==> flow/design.v <==
module caesar_cipher (
   input            clk
  ,input            rst_n
  ,input            ptxt_valid  
  ,input            mode  
  ,input            key_shift_dir_1  
  ,input            key_shift_dir_3  
  ,input      [4:0] key_shift_num_1  
  ,input      [4:0] key_shift_num_3  
  ,input      [7:0] ptxt_char
  ,output reg [7:0] ctxt_char
  ,output reg       err_invalid_key_shift_num
  ,output reg       err_invalid_ptxt_char
  ,output reg       ctx_ready
);
  localparam NUL_CHAR = 8'h00;
  localparam UPPERCASE_A_CHAR = 8'h41;
  localparam UPPERCASE_Z_CHAR = 8'h5A;
  localparam LOWERCASE_A_CHAR = 8'h61;
  localparam LOWERCASE_Z_CHAR = 8'h7A;
  wire       ptxt_char_is_uppercase_letter;
  wire       ptxt_char_is_lowercase_letter;
  wire       ptxt_char_is_letter;
  wire	     err_invalid_key_shift_num_wire;
  wire 	     err_invalid_ptxt_char_wire;
  wire  [4:0] key_shift_num_x;  
  reg  [7:0] sub_letter;
  assign err_invalid_key_shift_num_wire = key_shift_num_1 > 26 || key_shift_num_3 > 26 || key_shift_num_1==key_shift_num_3;
  assign ptxt_char_is_uppercase_letter = (ptxt_char >= UPPERCASE_A_CHAR) &&
                                         (ptxt_char <= UPPERCASE_Z_CHAR);
  assign ptxt_char_is_lowercase_letter = (ptxt_char >= LOWERCASE_A_CHAR) &&
                                         (ptxt_char <= LOWERCASE_Z_CHAR);
  assign ptxt_char_is_letter = ptxt_char_is_uppercase_letter ||
                               ptxt_char_is_lowercase_letter;
  assign err_invalid_ptxt_char_wire = !ptxt_char_is_letter;
  assign key_shift_num_x = (key_shift_num_1 + key_shift_num_3) < 27 ?  (key_shift_num_1 + key_shift_num_3) :  (key_shift_num_1 + key_shift_num_3)  -  5'b11011;
  always @ (*)
    if(!mode) begin  
        if(!key_shift_dir_1 && !key_shift_dir_3) begin
            sub_letter = ptxt_char + {3'b000, key_shift_num_1} + {3'b000, key_shift_num_x} + {3'b000, key_shift_num_3};
            if(ptxt_char_is_uppercase_letter && (sub_letter > UPPERCASE_Z_CHAR))begin
                sub_letter -= 8'h1A;
				if(sub_letter > UPPERCASE_Z_CHAR)begin
					sub_letter -= 8'h1A;
					if(sub_letter > UPPERCASE_Z_CHAR)
						sub_letter -= 8'h1A;
						else 
							sub_letter = sub_letter;
				end
				else 
					sub_letter = sub_letter;
			end 
			else sub_letter = sub_letter;
            if(ptxt_char_is_lowercase_letter && (sub_letter > LOWERCASE_Z_CHAR))begin
                sub_letter -= 8'h1A;
				 if(sub_letter > LOWERCASE_Z_CHAR)begin
					sub_letter -= 8'h1A;
					if(sub_letter > LOWERCASE_Z_CHAR)
						sub_letter -= 8'h1A;
					else 
						sub_letter = sub_letter;
				end
				 else 
					sub_letter = sub_letter;
			end
			else
				sub_letter = sub_letter;
        end
        else if(!key_shift_dir_1 && key_shift_dir_3) begin
            sub_letter = ptxt_char + {3'b000, key_shift_num_1} - {3'b000, key_shift_num_x} - {3'b000, key_shift_num_3};
            if(ptxt_char_is_uppercase_letter && (sub_letter > UPPERCASE_Z_CHAR))begin
                sub_letter -= 8'h1A;
                if(sub_letter > UPPERCASE_Z_CHAR)
                    sub_letter -= 8'h1A;
                else
                    sub_letter = sub_letter;
            end
            else if(ptxt_char_is_lowercase_letter && (sub_letter > LOWERCASE_Z_CHAR))begin
                sub_letter -= 8'h1A;
                if(sub_letter > LOWERCASE_Z_CHAR)
                    sub_letter -= 8'h1A;
                else
                    sub_letter = sub_letter;
            end
            else if(ptxt_char_is_uppercase_letter && (sub_letter < UPPERCASE_A_CHAR)) begin
                sub_letter += 8'h1A;
                if(sub_letter < UPPERCASE_A_CHAR)
                    sub_letter += 8'h1A;
                else
                    sub_letter = sub_letter;
            end
            else if(ptxt_char_is_lowercase_letter && (sub_letter < LOWERCASE_A_CHAR))begin
                sub_letter += 8'h1A;
                if(sub_letter < LOWERCASE_A_CHAR)
                    sub_letter += 8'h1A;
                else
                    sub_letter = sub_letter;
			end
			else 
				sub_letter = sub_letter;
        end
        else if(key_shift_dir_1 && !key_shift_dir_3) begin
            sub_letter = ptxt_char - {3'b000, key_shift_num_1} - {3'b000, key_shift_num_x} + {3'b000, key_shift_num_3};
            if(ptxt_char_is_uppercase_letter && (sub_letter > UPPERCASE_Z_CHAR))begin
                sub_letter -= 8'h1A;
                if(sub_letter > UPPERCASE_Z_CHAR)
                    sub_letter -= 8'h1A;
                else
                    sub_letter = sub_letter;
            end
            else if(ptxt_char_is_lowercase_letter && (sub_letter > LOWERCASE_Z_CHAR))begin
                sub_letter -= 8'h1A;
                if(sub_letter > LOWERCASE_Z_CHAR)
                    sub_letter -= 8'h1A;
                else
                    sub_letter = sub_letter;
            end
            else if(ptxt_char_is_uppercase_letter && (sub_letter < UPPERCASE_A_CHAR))begin
                sub_letter += 8'h1A;
                if(sub_letter < UPPERCASE_A_CHAR)
                    sub_letter += 8'h1A;
                else
                    sub_letter = sub_letter;
            end
            else if(ptxt_char_is_lowercase_letter && (sub_letter < LOWERCASE_A_CHAR))begin
                sub_letter += 8'h1A;
                if(sub_letter < LOWERCASE_A_CHAR)
                    sub_letter += 8'h1A;
                else
                    sub_letter = sub_letter;
            end
			else 
				sub_letter = sub_letter;
        end
		else if(key_shift_dir_1 && key_shift_dir_3) begin
            sub_letter = ptxt_char - {3'b000, key_shift_num_1} + {3'b000, key_shift_num_x} - {3'b000, key_shift_num_3};
            if(ptxt_char_is_uppercase_letter && (sub_letter < UPPERCASE_A_CHAR))begin
                sub_letter += 8'h1A;
				 if((sub_letter < UPPERCASE_A_CHAR))
					sub_letter += 8'h1A;
				else
					sub_letter = sub_letter;
			end
			else
				sub_letter = sub_letter;
            if(ptxt_char_is_lowercase_letter && (sub_letter < LOWERCASE_A_CHAR))begin
                sub_letter += 8'h1A;
				  if((sub_letter < LOWERCASE_A_CHAR))
					sub_letter += 8'h1A;
				  else
					sub_letter = sub_letter;
			end
			else
				sub_letter = sub_letter;
        end
		else
			sub_letter = NUL_CHAR;
    end
    else begin  
        if(!key_shift_dir_1 && !key_shift_dir_3) begin
            sub_letter = ptxt_char - {3'b000, key_shift_num_1} - {3'b000, key_shift_num_x} - {3'b000, key_shift_num_3};
            if(ptxt_char_is_uppercase_letter && (sub_letter < UPPERCASE_A_CHAR || sub_letter > 200))begin
                sub_letter += 8'h1A;
				 if(sub_letter < UPPERCASE_A_CHAR  || sub_letter > 200)begin
					sub_letter += 8'h1A;
					if(sub_letter < UPPERCASE_A_CHAR  || sub_letter > 200 )
						sub_letter += 8'h1A;
					else
						sub_letter = sub_letter;
				end
				else
					sub_letter = sub_letter;
			end
			else
				sub_letter = sub_letter;
            if(ptxt_char_is_lowercase_letter && (sub_letter < LOWERCASE_A_CHAR))begin
                sub_letter += 8'h1A;
				if(sub_letter < LOWERCASE_A_CHAR)begin
					sub_letter += 8'h1A;
					if(sub_letter < LOWERCASE_A_CHAR)
						sub_letter += 8'h1A;
					else
						sub_letter = sub_letter;
				end
				else
					sub_letter = sub_letter;
			end
			else
				sub_letter = sub_letter;			
        end
        else if(!key_shift_dir_1 && key_shift_dir_3) begin
            sub_letter = ptxt_char - {3'b000, key_shift_num_1} + {3'b000, key_shift_num_x} + {3'b000, key_shift_num_3};
            if(ptxt_char_is_uppercase_letter && (sub_letter > UPPERCASE_Z_CHAR))begin
                sub_letter -= 8'h1A;
                if(sub_letter > UPPERCASE_Z_CHAR)
                    sub_letter -= 8'h1A;
                else
                    sub_letter = sub_letter;
            end
            else if(ptxt_char_is_lowercase_letter && (sub_letter > LOWERCASE_Z_CHAR))begin
                sub_letter -= 8'h1A;
                if(sub_letter > LOWERCASE_Z_CHAR)
                    sub_letter -= 8'h1A;
                else
                    sub_letter = sub_letter;
            end
            else if(ptxt_char_is_uppercase_letter && (sub_letter < UPPERCASE_A_CHAR))begin
                sub_letter += 8'h1A;
                if(sub_letter < UPPERCASE_A_CHAR)
                    sub_letter += 8'h1A;
                else
                    sub_letter = sub_letter;
            end
            else if(ptxt_char_is_lowercase_letter && (sub_letter < LOWERCASE_A_CHAR))begin
                sub_letter += 8'h1A;
                if(sub_letter < LOWERCASE_A_CHAR)
                    sub_letter += 8'h1A;
                else
                    sub_letter = sub_letter;
            end
			else
				sub_letter = sub_letter;
        end
        else if(key_shift_dir_1 && !key_shift_dir_3) begin
            sub_letter = ptxt_char + {3'b000, key_shift_num_1} + {3'b000, key_shift_num_x} - {3'b000, key_shift_num_3};
            if(ptxt_char_is_uppercase_letter && (sub_letter > UPPERCASE_Z_CHAR))begin
                sub_letter -= 8'h1A;
                if(sub_letter > UPPERCASE_Z_CHAR)
                    sub_letter -= 8'h1A;
                else
                    sub_letter = sub_letter;
            end
            else if(ptxt_char_is_lowercase_letter && (sub_letter > LOWERCASE_Z_CHAR))begin
                sub_letter -= 8'h1A;
                if(sub_letter > LOWERCASE_Z_CHAR)
                    sub_letter -= 8'h1A;
                else
                    sub_letter = sub_letter;
            end
            else if(ptxt_char_is_uppercase_letter && (sub_letter < UPPERCASE_A_CHAR))begin
                sub_letter += 8'h1A;
                if(sub_letter < UPPERCASE_A_CHAR)
                    sub_letter += 8'h1A;
                else
                    sub_letter = sub_letter;
            end
            else if(ptxt_char_is_lowercase_letter && (sub_letter < LOWERCASE_A_CHAR))begin
                sub_letter += 8'h1A;
                if(sub_letter < LOWERCASE_A_CHAR)
                    sub_letter += 8'h1A;
                else
                    sub_letter = sub_letter;
            end
			else
				sub_letter = sub_letter;
        end
        else if(key_shift_dir_1 && key_shift_dir_3) begin
            sub_letter = ptxt_char + {3'b000, key_shift_num_1} - {3'b000, key_shift_num_x} + {3'b000, key_shift_num_3};
             if(ptxt_char_is_uppercase_letter && (sub_letter > UPPERCASE_Z_CHAR))begin
                sub_letter -= 8'h1A;
				if((sub_letter > UPPERCASE_Z_CHAR))
					sub_letter -= 8'h1A;
				else
					sub_letter = sub_letter;
			end
			else
				sub_letter = sub_letter;
            if(ptxt_char_is_lowercase_letter && (sub_letter > LOWERCASE_Z_CHAR))begin
                sub_letter -= 8'h1A;
				 if((sub_letter > LOWERCASE_Z_CHAR))
					sub_letter -= 8'h1A;
				 else
					sub_letter = sub_letter;
			end
			else
				sub_letter = sub_letter;
        end
		else
			sub_letter = NUL_CHAR;
    end
  always @ (posedge clk or negedge rst_n)
    if(!rst_n)begin
      ctx_ready <= 1'b0;
      ctxt_char <= NUL_CHAR;
      err_invalid_key_shift_num <= 1'b0;
	  err_invalid_ptxt_char <=1'b0;
	  end
    else if(err_invalid_ptxt_char_wire || err_invalid_key_shift_num_wire || !ptxt_valid) begin
      ctx_ready <= 1'b0;
      ctxt_char <= NUL_CHAR;
	  err_invalid_key_shift_num <= 1'b1;
	  err_invalid_ptxt_char <=1'b1;
	  end
    else begin
      ctx_ready <= 1'b1;
      ctxt_char <= sub_letter;
	  err_invalid_key_shift_num <= 1'b0;
	  err_invalid_ptxt_char <=1'b0;
	  end
endmodule
From RTL to reports: caesar_cipher
Tool output for the design above, in the order of the flow.
Lines are those of the file above, counted from 1.
Operators carry their Yosys type and port widths (W data, S select, Z words).
Cell names lack the library's common part.
{ "setup": {"top": "caesar_cipher", "clk_port": "clk", "lib": "sky130hd", "pvt_corner": "tt_025C_1v80"} }

After elaboration
Counts by Yosys on the flattened word-level netlist (proc, flatten, opt, wreduce; memories kept). Register bits leave out memories and registers merged into their read ports (data or address); mux counts leave out enables and synchronous resets folded into registers. Print and check cells are left out.
{ "bits": {"regBits": 10, "output_inout_bits": 11, "elab_cells": 240} }
{ "classes": {"n_addsub": 53, "muxes": 79, "reduce_logical": 42, "equal": 1, "cmp": 62} }
{ "op_table": {"columns": ["op", "n"], "rows": [
  ["$mux W8", 76],
  ["$gt A8 B7 Y1 const B", 26],
  ["$lt A8 B7 Y1 const B", 26],
  ["$add A8 B5 Y8 const B", 18],
  ["$sub A8 B5 Y8 const B", 18],
  ["$add A8 B5 Y8", 7],
  ["$sub A8 B5 Y8", 7],
  ["$logic_and A1 B1 Y1", 30],
  ["$gt A8 B8 Y1 const B", 3],
  ["$ge A8 B7 Y1 const B", 2],
  ["$le A8 B7 Y1 const B", 2],
  ["$gt A5 B5 Y1 const B", 2],
  ["$logic_or A1 B1 Y1", 8],
  ["$add A5 B5 Y6", 1],
  ["$lt A6 B5 Y1 const B", 1],
  ["$add A5 B5 Y5", 1],
  ["$sub A5 B5 Y5 const B", 1],
  ["$eq A5 B5 Y1", 1],
  ["$mux W5", 1],
  ["$logic_not A1 Y1", 4],
  ["$mux W1", 2]
]} }

Logic depth
Longest topological path by Yosys (ltp), each cell counted once; first at word level (registers and memories cut), then after technology mapping (sequential cells cut; the memories' decode and read muxes count).
{ "depth": {"ltp_word": 24, "ABC_AREA": 0, "ltp_mapped": 47} }

Netlist
The flow's flattened synthesis, as Yosys stat reports it; memories are mapped. The netlist is that of the ABC_AREA named above (0 if unset); the other value can give another one.
{ "by_type": {"columns": ["cell", "n", "area_total_um2"], "rows": [
  ["ha_1", 170, 2127.04],
  ["xnor2_1", 142, 1.24E+03],
  ["a21oi_1", 174, 870.835],
  ["nor2_1", 228, 855.821],
  ["nand2_1", 225, 844.56],
  ["o21ai_0", 137, 685.658],
  ["inv_1", 128, 480.461],
  ["mux2i_1", 44, 440.422],
  ["nor3_1", 78, 390.374],
  ["xor2_1", 44, 385.37],
  ["nand3_1", 73, 365.35],
  ["fa_1", 15, 300.288],
  ["a211oi_1", 38, 285.274],
  ["o211ai_1", 36, 270.259],
  ["dfrtp_1", 10, 250.24],
  ["a21o_1", 30, 225.216],
  ["nor2b_1", 36, 225.216],
  ["clkbuf_1", 58, 217.709]
]} }
Other cell types: 111; their cells: 636.
{ "mapped": {"ffs": 10, "sequential_area_um2": 250.2, "buf_cells": 90, "synth_area_um2": 15790.1, "cell_count": 2302} }

Timing after synthesis
Path of least setup slack by OpenSTA after synthesis, without wires, with an ideal clock, recovery checks aside; 20% of the period is set as input and as output delay. Where synthesis merged equal registers, the netlist keeps one of their names.
{ "synth_path": {"path_type": "input to register", "start": "input key_shift_num_1[0]", "end": "register ctxt_char[1]", "required_ns": 13.899, "path_slack_ns": 1.285, "input_delay_ns": 2.800, "path_delay_ns": 9.915, "arrival_time_ns": 12.614, "clock_period_ns": 14.0, "setup_time_ns": 0.101, "stages": 47, "period_less_setup_slack_ns": 12.715} }
"path_delay_ns" = arrival - input delay + setup time.
"stages": output pins that drive a net of the path, with the launching flip-flop's if there is one; two outputs of one cell count as two.
"period_less_setup_slack_ns" = period - worst setup slack (recovery checks aside). The figure is calculated, with input and output delays left at 20% of the set period.
Between the ends stands the longest chain of elaborated cells between them, by number of cells; it is not shown to be the way that was timed. Of several equally long chains one is given.
A line is the first line of the expression or statement that the cell stems from. Yosys adds cells for indexed reads and writes and turns some case tables into memories.
A register here has more assigning lines than the two given.
{ "synth_between": {"path_cell_list": "ha_1 fa_1 and3_1 nor3_1 nor2_1 a21oi_1 mux2i_1 inv_1 fa_1 xor2_1 ha_1 clkbuf_1 nor2_1 a21oi_1 xnor2_1 clkbuf_1 ha_1 clkbuf_1 [... 11 more ...] a31oi_1 nor2_1 a21oi_1 inv_1 ha_1 o2111ai_1 a211oi_1 a211oi_4 a2111oi_1 nor4_2 xnor2_2 nor2_2 nor4_2 or2_1 a21oi_2 xnor2_1 o2111a_1 nor4_1", "elab_chain_len": 24} }
{ "synth_lines": {"columns": ["item", "line_no", "rtl"], "rows": [
  ["from (decl)", 8, ",input      [4:0] key_shift_num_1"],
  ["$add A5 B5 Y5", 36, "assign key_shift_num_x = (key_shift_num_1 + key_shift_num_3) < 27 ?  (key_shift_num_1 + key_shift_num_3) :  (k ..."],
  ["$sub A5 B5 Y5", 36, null],
  ["$mux W5", 36, null],
  ["$add A8 B5 Y8", 136, "sub_letter = ptxt_char - {3'b000, key_shift_num_1} + {3'b000, key_shift_num_x} - {3'b000, key_shift_num_3};"],
  ["$sub A8 B5 Y8", 136, null],
  ["$add A8 B5 Y8", 138, "sub_letter += 8'h1A;"],
  ["$add A8 B5 Y8", 140, "sub_letter += 8'h1A;"],
  ["[... 10 more ...]", null, null],
  ["$mux W8", 146, "if(ptxt_char_is_lowercase_letter && (sub_letter < LOWERCASE_A_CHAR))begin"],
  ["$mux W8", 135, "else if(key_shift_dir_1 && key_shift_dir_3) begin"],
  ["$mux W8", 102, "else if(key_shift_dir_1 && !key_shift_dir_3) begin"],
  ["$mux W8", 69, "else if(!key_shift_dir_1 && key_shift_dir_3) begin"],
  ["$mux W8", 39, "if(!key_shift_dir_1 && !key_shift_dir_3) begin"],
  ["$mux W8", 38, "if(!mode) begin"],
  ["$mux W8", 288, "else if(err_invalid_ptxt_char_wire || err_invalid_key_shift_num_wire || !ptxt_valid) begin"],
  ["to (assign)", 290, "ctxt_char <= NUL_CHAR;"],
  ["to (assign)", 296, "ctxt_char <= sub_letter;"],
  ["to (decl)", 11, ",output reg [7:0] ctxt_char"]
]} }

Timing after layout
Path of least setup slack in the final report of stored run 1 (OpenROAD, finished layout, wires in). Where an end is a register, its clock arrival counts in the times.
{ "layout_path": {"path_type": "input to register", "start": "input key_shift_num_1[0]", "end": "register ctxt_char[1]", "arrival_time_ns": 13.26, "clock_period_ns": 14.0, "path_slack_ns": 0.86, "required_ns": 14.12, "stages": 43, "setup_time_ns": 0.12, "input_delay_ns": 2.80} }
Between the ends stands the longest chain of elaborated cells between them, by number of cells; it is not shown to be the way that was timed. Of several equally long chains one is given.
A register here has more assigning lines than the two given.
{ "layout_between": {"path_cell_list": "clkdlybuf4s50_1 ha_1 fa_1 ha_2 nor2_1 nor2_1 a21oi_2 mux2i_1 buf_4 ha_1 nor2b_1 o311a_1 a21oi_1 ha_1 xnor2_1 buf_4 clkinvlp_4 nor4_2 [... 7 more ...] nor2_1 a21oi_1 buf_4 inv_1 ha_1 o2111ai_1 o22ai_1 a211oi_4 a2111oi_1 nor4_2 xnor2_2 nor2_2 nor4_2 or2_1 a21oi_2 xnor2_1 o2111a_1 nor4_1", "elab_chain_len": 24} }
{ "layout_lines": {"columns": ["item", "line_no", "rtl"], "rows": [
  ["from (decl)", 8, ",input      [4:0] key_shift_num_1"],
  ["$add A5 B5 Y5", 36, "assign key_shift_num_x = (key_shift_num_1 + key_shift_num_3) < 27 ?  (key_shift_num_1 + key_shift_num_3) :  (k ..."],
  ["$sub A5 B5 Y5", 36, null],
  ["$mux W5", 36, null],
  ["$add A8 B5 Y8", 136, "sub_letter = ptxt_char - {3'b000, key_shift_num_1} + {3'b000, key_shift_num_x} - {3'b000, key_shift_num_3};"],
  ["$sub A8 B5 Y8", 136, null],
  ["$add A8 B5 Y8", 138, "sub_letter += 8'h1A;"],
  ["$add A8 B5 Y8", 140, "sub_letter += 8'h1A;"],
  ["[... 10 more ...]", null, null],
  ["$mux W8", 146, "if(ptxt_char_is_lowercase_letter && (sub_letter < LOWERCASE_A_CHAR))begin"],
  ["$mux W8", 135, "else if(key_shift_dir_1 && key_shift_dir_3) begin"],
  ["$mux W8", 102, "else if(key_shift_dir_1 && !key_shift_dir_3) begin"],
  ["$mux W8", 69, "else if(!key_shift_dir_1 && key_shift_dir_3) begin"],
  ["$mux W8", 39, "if(!key_shift_dir_1 && !key_shift_dir_3) begin"],
  ["$mux W8", 38, "if(!mode) begin"],
  ["$mux W8", 288, "else if(err_invalid_ptxt_char_wire || err_invalid_key_shift_num_wire || !ptxt_valid) begin"],
  ["to (assign)", 290, "ctxt_char <= NUL_CHAR;"],
  ["to (assign)", 296, "ctxt_char <= sub_letter;"],
  ["to (decl)", 11, ",output reg [7:0] ctxt_char"]
]} }

Subject: flow runs of caesar_cipher

Hi,

Record of 7 stored runs of the RTL-to-layout flow on caesar_cipher, platform sky130hd. The runs are unordered. Constraints: input delay and output delay 20% of the set period each, output load 0.01 pF.
"achieved_clock_period_ns": clock period set for the run, less the worst setup slack. It is reckoned from that one timing run; input and output delays stay at 20% of the period that was set.
"timing.worst_path_ns" means the part of the period allowed to the worst setup path (the constraints hold back 20% at inputs and 20% at outputs) less its slack; where the path has registers, the arrival times of their clocks count too.
[
  {
    "run": "stored run 1",
    "settings": { "CORE_MARGIN": 8, "MAX_ROUTING_LAYER": "met4", "PLACE_DENSITY_LB_ADDON": 0.1, "SLEW_MARGIN": 0, "period_ns": 14.0, "CAP_MARGIN": 20, "CORE_UTILIZATION": 40 },
    "results": { "design.die.area_um2": 46089.6, "finalCellArea_um2": 17051.4, "timing.worst_path_ns": 10.34, "worstPathKind": "input to register", "final_setup_tns_ns": 0.000, "achieved_clock_period_ns": 13.143, "synth_area_um2": 15790.1, "post_route_util_pct": 43.9, "setup_worst_slack_ns": 0.857 }
  },
  {
    "run": "stored run 2",
    "settings": { "CAP_MARGIN": 15, "CELL_PAD_IN_SITES_DETAIL_PLACEMENT": 0, "CELL_PAD_IN_SITES_GLOBAL_PLACEMENT": 1, "CORE_ASPECT_RATIO": 1.42, "CORE_MARGIN": 2, "CORE_UTILIZATION": 24, "CTS_CLUSTER_DIAMETER": 389, "GPL_ROUTABILITY_DRIVEN": 1, "GPL_TIMING_DRIVEN": 0, "HOLD_SLACK_MARGIN": 0.13, "MAX_ROUTING_LAYER": "met4", "MIN_ROUTING_LAYER": "met1", "PLACE_DENSITY_LB_ADDON": 0.22, "SLEW_MARGIN": 20, "TNS_END_PERCENT": 65, "period_ns": 7.77 },
    "results": { "design.die.area_um2": 67891.9, "finalCellArea_um2": 21087.7, "timing.worst_path_ns": 8.90, "worstPathKind": "input to register", "final_setup_tns_ns": -17.155, "achieved_clock_period_ns": 10.457, "synth_area_um2": 15790.1, "post_route_util_pct": 32.2, "setup_worst_slack_ns": -2.687 }
  },
  {
    "run": "stored run 3",
    "settings": { "CELL_PAD_IN_SITES_DETAIL_PLACEMENT": 1, "CORE_UTILIZATION": 49, "CTS_CLUSTER_SIZE": 52, "GPL_ROUTABILITY_DRIVEN": 0, "MAX_ROUTING_LAYER": "met5", "SLEW_MARGIN": 15, "period_ns": 19.5, "CAP_MARGIN": 20, "CORE_MARGIN": 2 },
    "results": { "design.die.area_um2": 33675.9, "finalCellArea_um2": 16538.4, "timing.worst_path_ns": 12.32, "worstPathKind": "input to register", "final_setup_tns_ns": 0.000, "achieved_clock_period_ns": 16.225, "synth_area_um2": 15790.1, "post_route_util_pct": 52.3, "setup_worst_slack_ns": 3.275 }
  },
  {
    "run": "stored run 4",
    "settings": { "CELL_PAD_IN_SITES_DETAIL_PLACEMENT": 2, "CORE_ASPECT_RATIO": 1.08, "CORE_UTILIZATION": 52, "GPL_ROUTABILITY_DRIVEN": 0, "GPL_TIMING_DRIVEN": 1, "MAX_ROUTING_LAYER": "met5", "MIN_ROUTING_LAYER": "met2", "PLACE_DENSITY": 0.57, "SETUP_SLACK_MARGIN": 1.39, "SLEW_MARGIN": 5, "period_ns": 7.87, "CAP_MARGIN": 20, "CORE_MARGIN": 2 },
    "outcome": "not finished: placement ended with a tool error"
  },
  {
    "run": "stored run 5",
    "settings": { "ABC_AREA": 1, "CAP_MARGIN": 15, "CELL_PAD_IN_SITES_DETAIL_PLACEMENT": 0, "CELL_PAD_IN_SITES_GLOBAL_PLACEMENT": 1, "CORE_ASPECT_RATIO": 1.42, "CORE_MARGIN": 2, "CORE_UTILIZATION": 24, "CTS_CLUSTER_DIAMETER": 313, "GPL_ROUTABILITY_DRIVEN": 1, "GPL_TIMING_DRIVEN": 0, "HOLD_SLACK_MARGIN": 0.13, "MAX_ROUTING_LAYER": "met5", "MIN_ROUTING_LAYER": "met1", "PLACE_DENSITY_LB_ADDON": 0.22, "SLEW_MARGIN": 20, "TNS_END_PERCENT": 65, "period_ns": 7.77 },
    "results": { "design.die.area_um2": 60462.7, "finalCellArea_um2": 17919.7, "timing.worst_path_ns": 6.68, "worstPathKind": "input to register", "final_setup_tns_ns": -2.986, "achieved_clock_period_ns": 8.237, "synth_area_um2": 14036.0, "post_route_util_pct": 31.0, "setup_worst_slack_ns": -0.467 }
  },
  {
    "run": "stored run 6",
    "settings": { "CAP_MARGIN": 25, "CELL_PAD_IN_SITES_GLOBAL_PLACEMENT": 3, "CORE_MARGIN": 3, "CTS_CLUSTER_DIAMETER": 339, "GPL_TIMING_DRIVEN": 0, "MAX_ROUTING_LAYER": "met5", "PLACE_DENSITY_LB_ADDON": 0.1, "SLEW_MARGIN": 0, "period_ns": 21.8, "CORE_UTILIZATION": 40 },
    "results": { "design.die.area_um2": 41895.9, "finalCellArea_um2": 17011.3, "timing.worst_path_ns": 13.34, "worstPathKind": "input to register", "final_setup_tns_ns": 0.000, "achieved_clock_period_ns": 17.701, "synth_area_um2": 15790.1, "post_route_util_pct": 43.8, "setup_worst_slack_ns": 4.099 }
  },
  {
    "run": "stored run 7",
    "settings": { "ABC_AREA": 1, "CAP_MARGIN": 15, "CELL_PAD_IN_SITES_DETAIL_PLACEMENT": 0, "CELL_PAD_IN_SITES_GLOBAL_PLACEMENT": 1, "CORE_ASPECT_RATIO": 1.42, "CORE_MARGIN": 2, "CORE_UTILIZATION": 24, "CTS_CLUSTER_DIAMETER": 313, "GPL_ROUTABILITY_DRIVEN": 1, "GPL_TIMING_DRIVEN": 1, "HOLD_SLACK_MARGIN": 0.13, "MAX_ROUTING_LAYER": "met5", "MIN_ROUTING_LAYER": "met2", "PLACE_DENSITY_LB_ADDON": 0.22, "SETUP_SLACK_MARGIN": -0.49, "SLEW_MARGIN": 20, "TNS_END_PERCENT": 65, "period_ns": 7.77 },
    "results": { "design.die.area_um2": 60462.7, "finalCellArea_um2": 22895.7, "timing.worst_path_ns": 6.62, "worstPathKind": "input to register", "final_setup_tns_ns": -2.387, "achieved_clock_period_ns": 8.176, "synth_area_um2": 14036.0, "post_route_util_pct": 39.6, "setup_worst_slack_ns": -0.406 }
  }
]

Regards
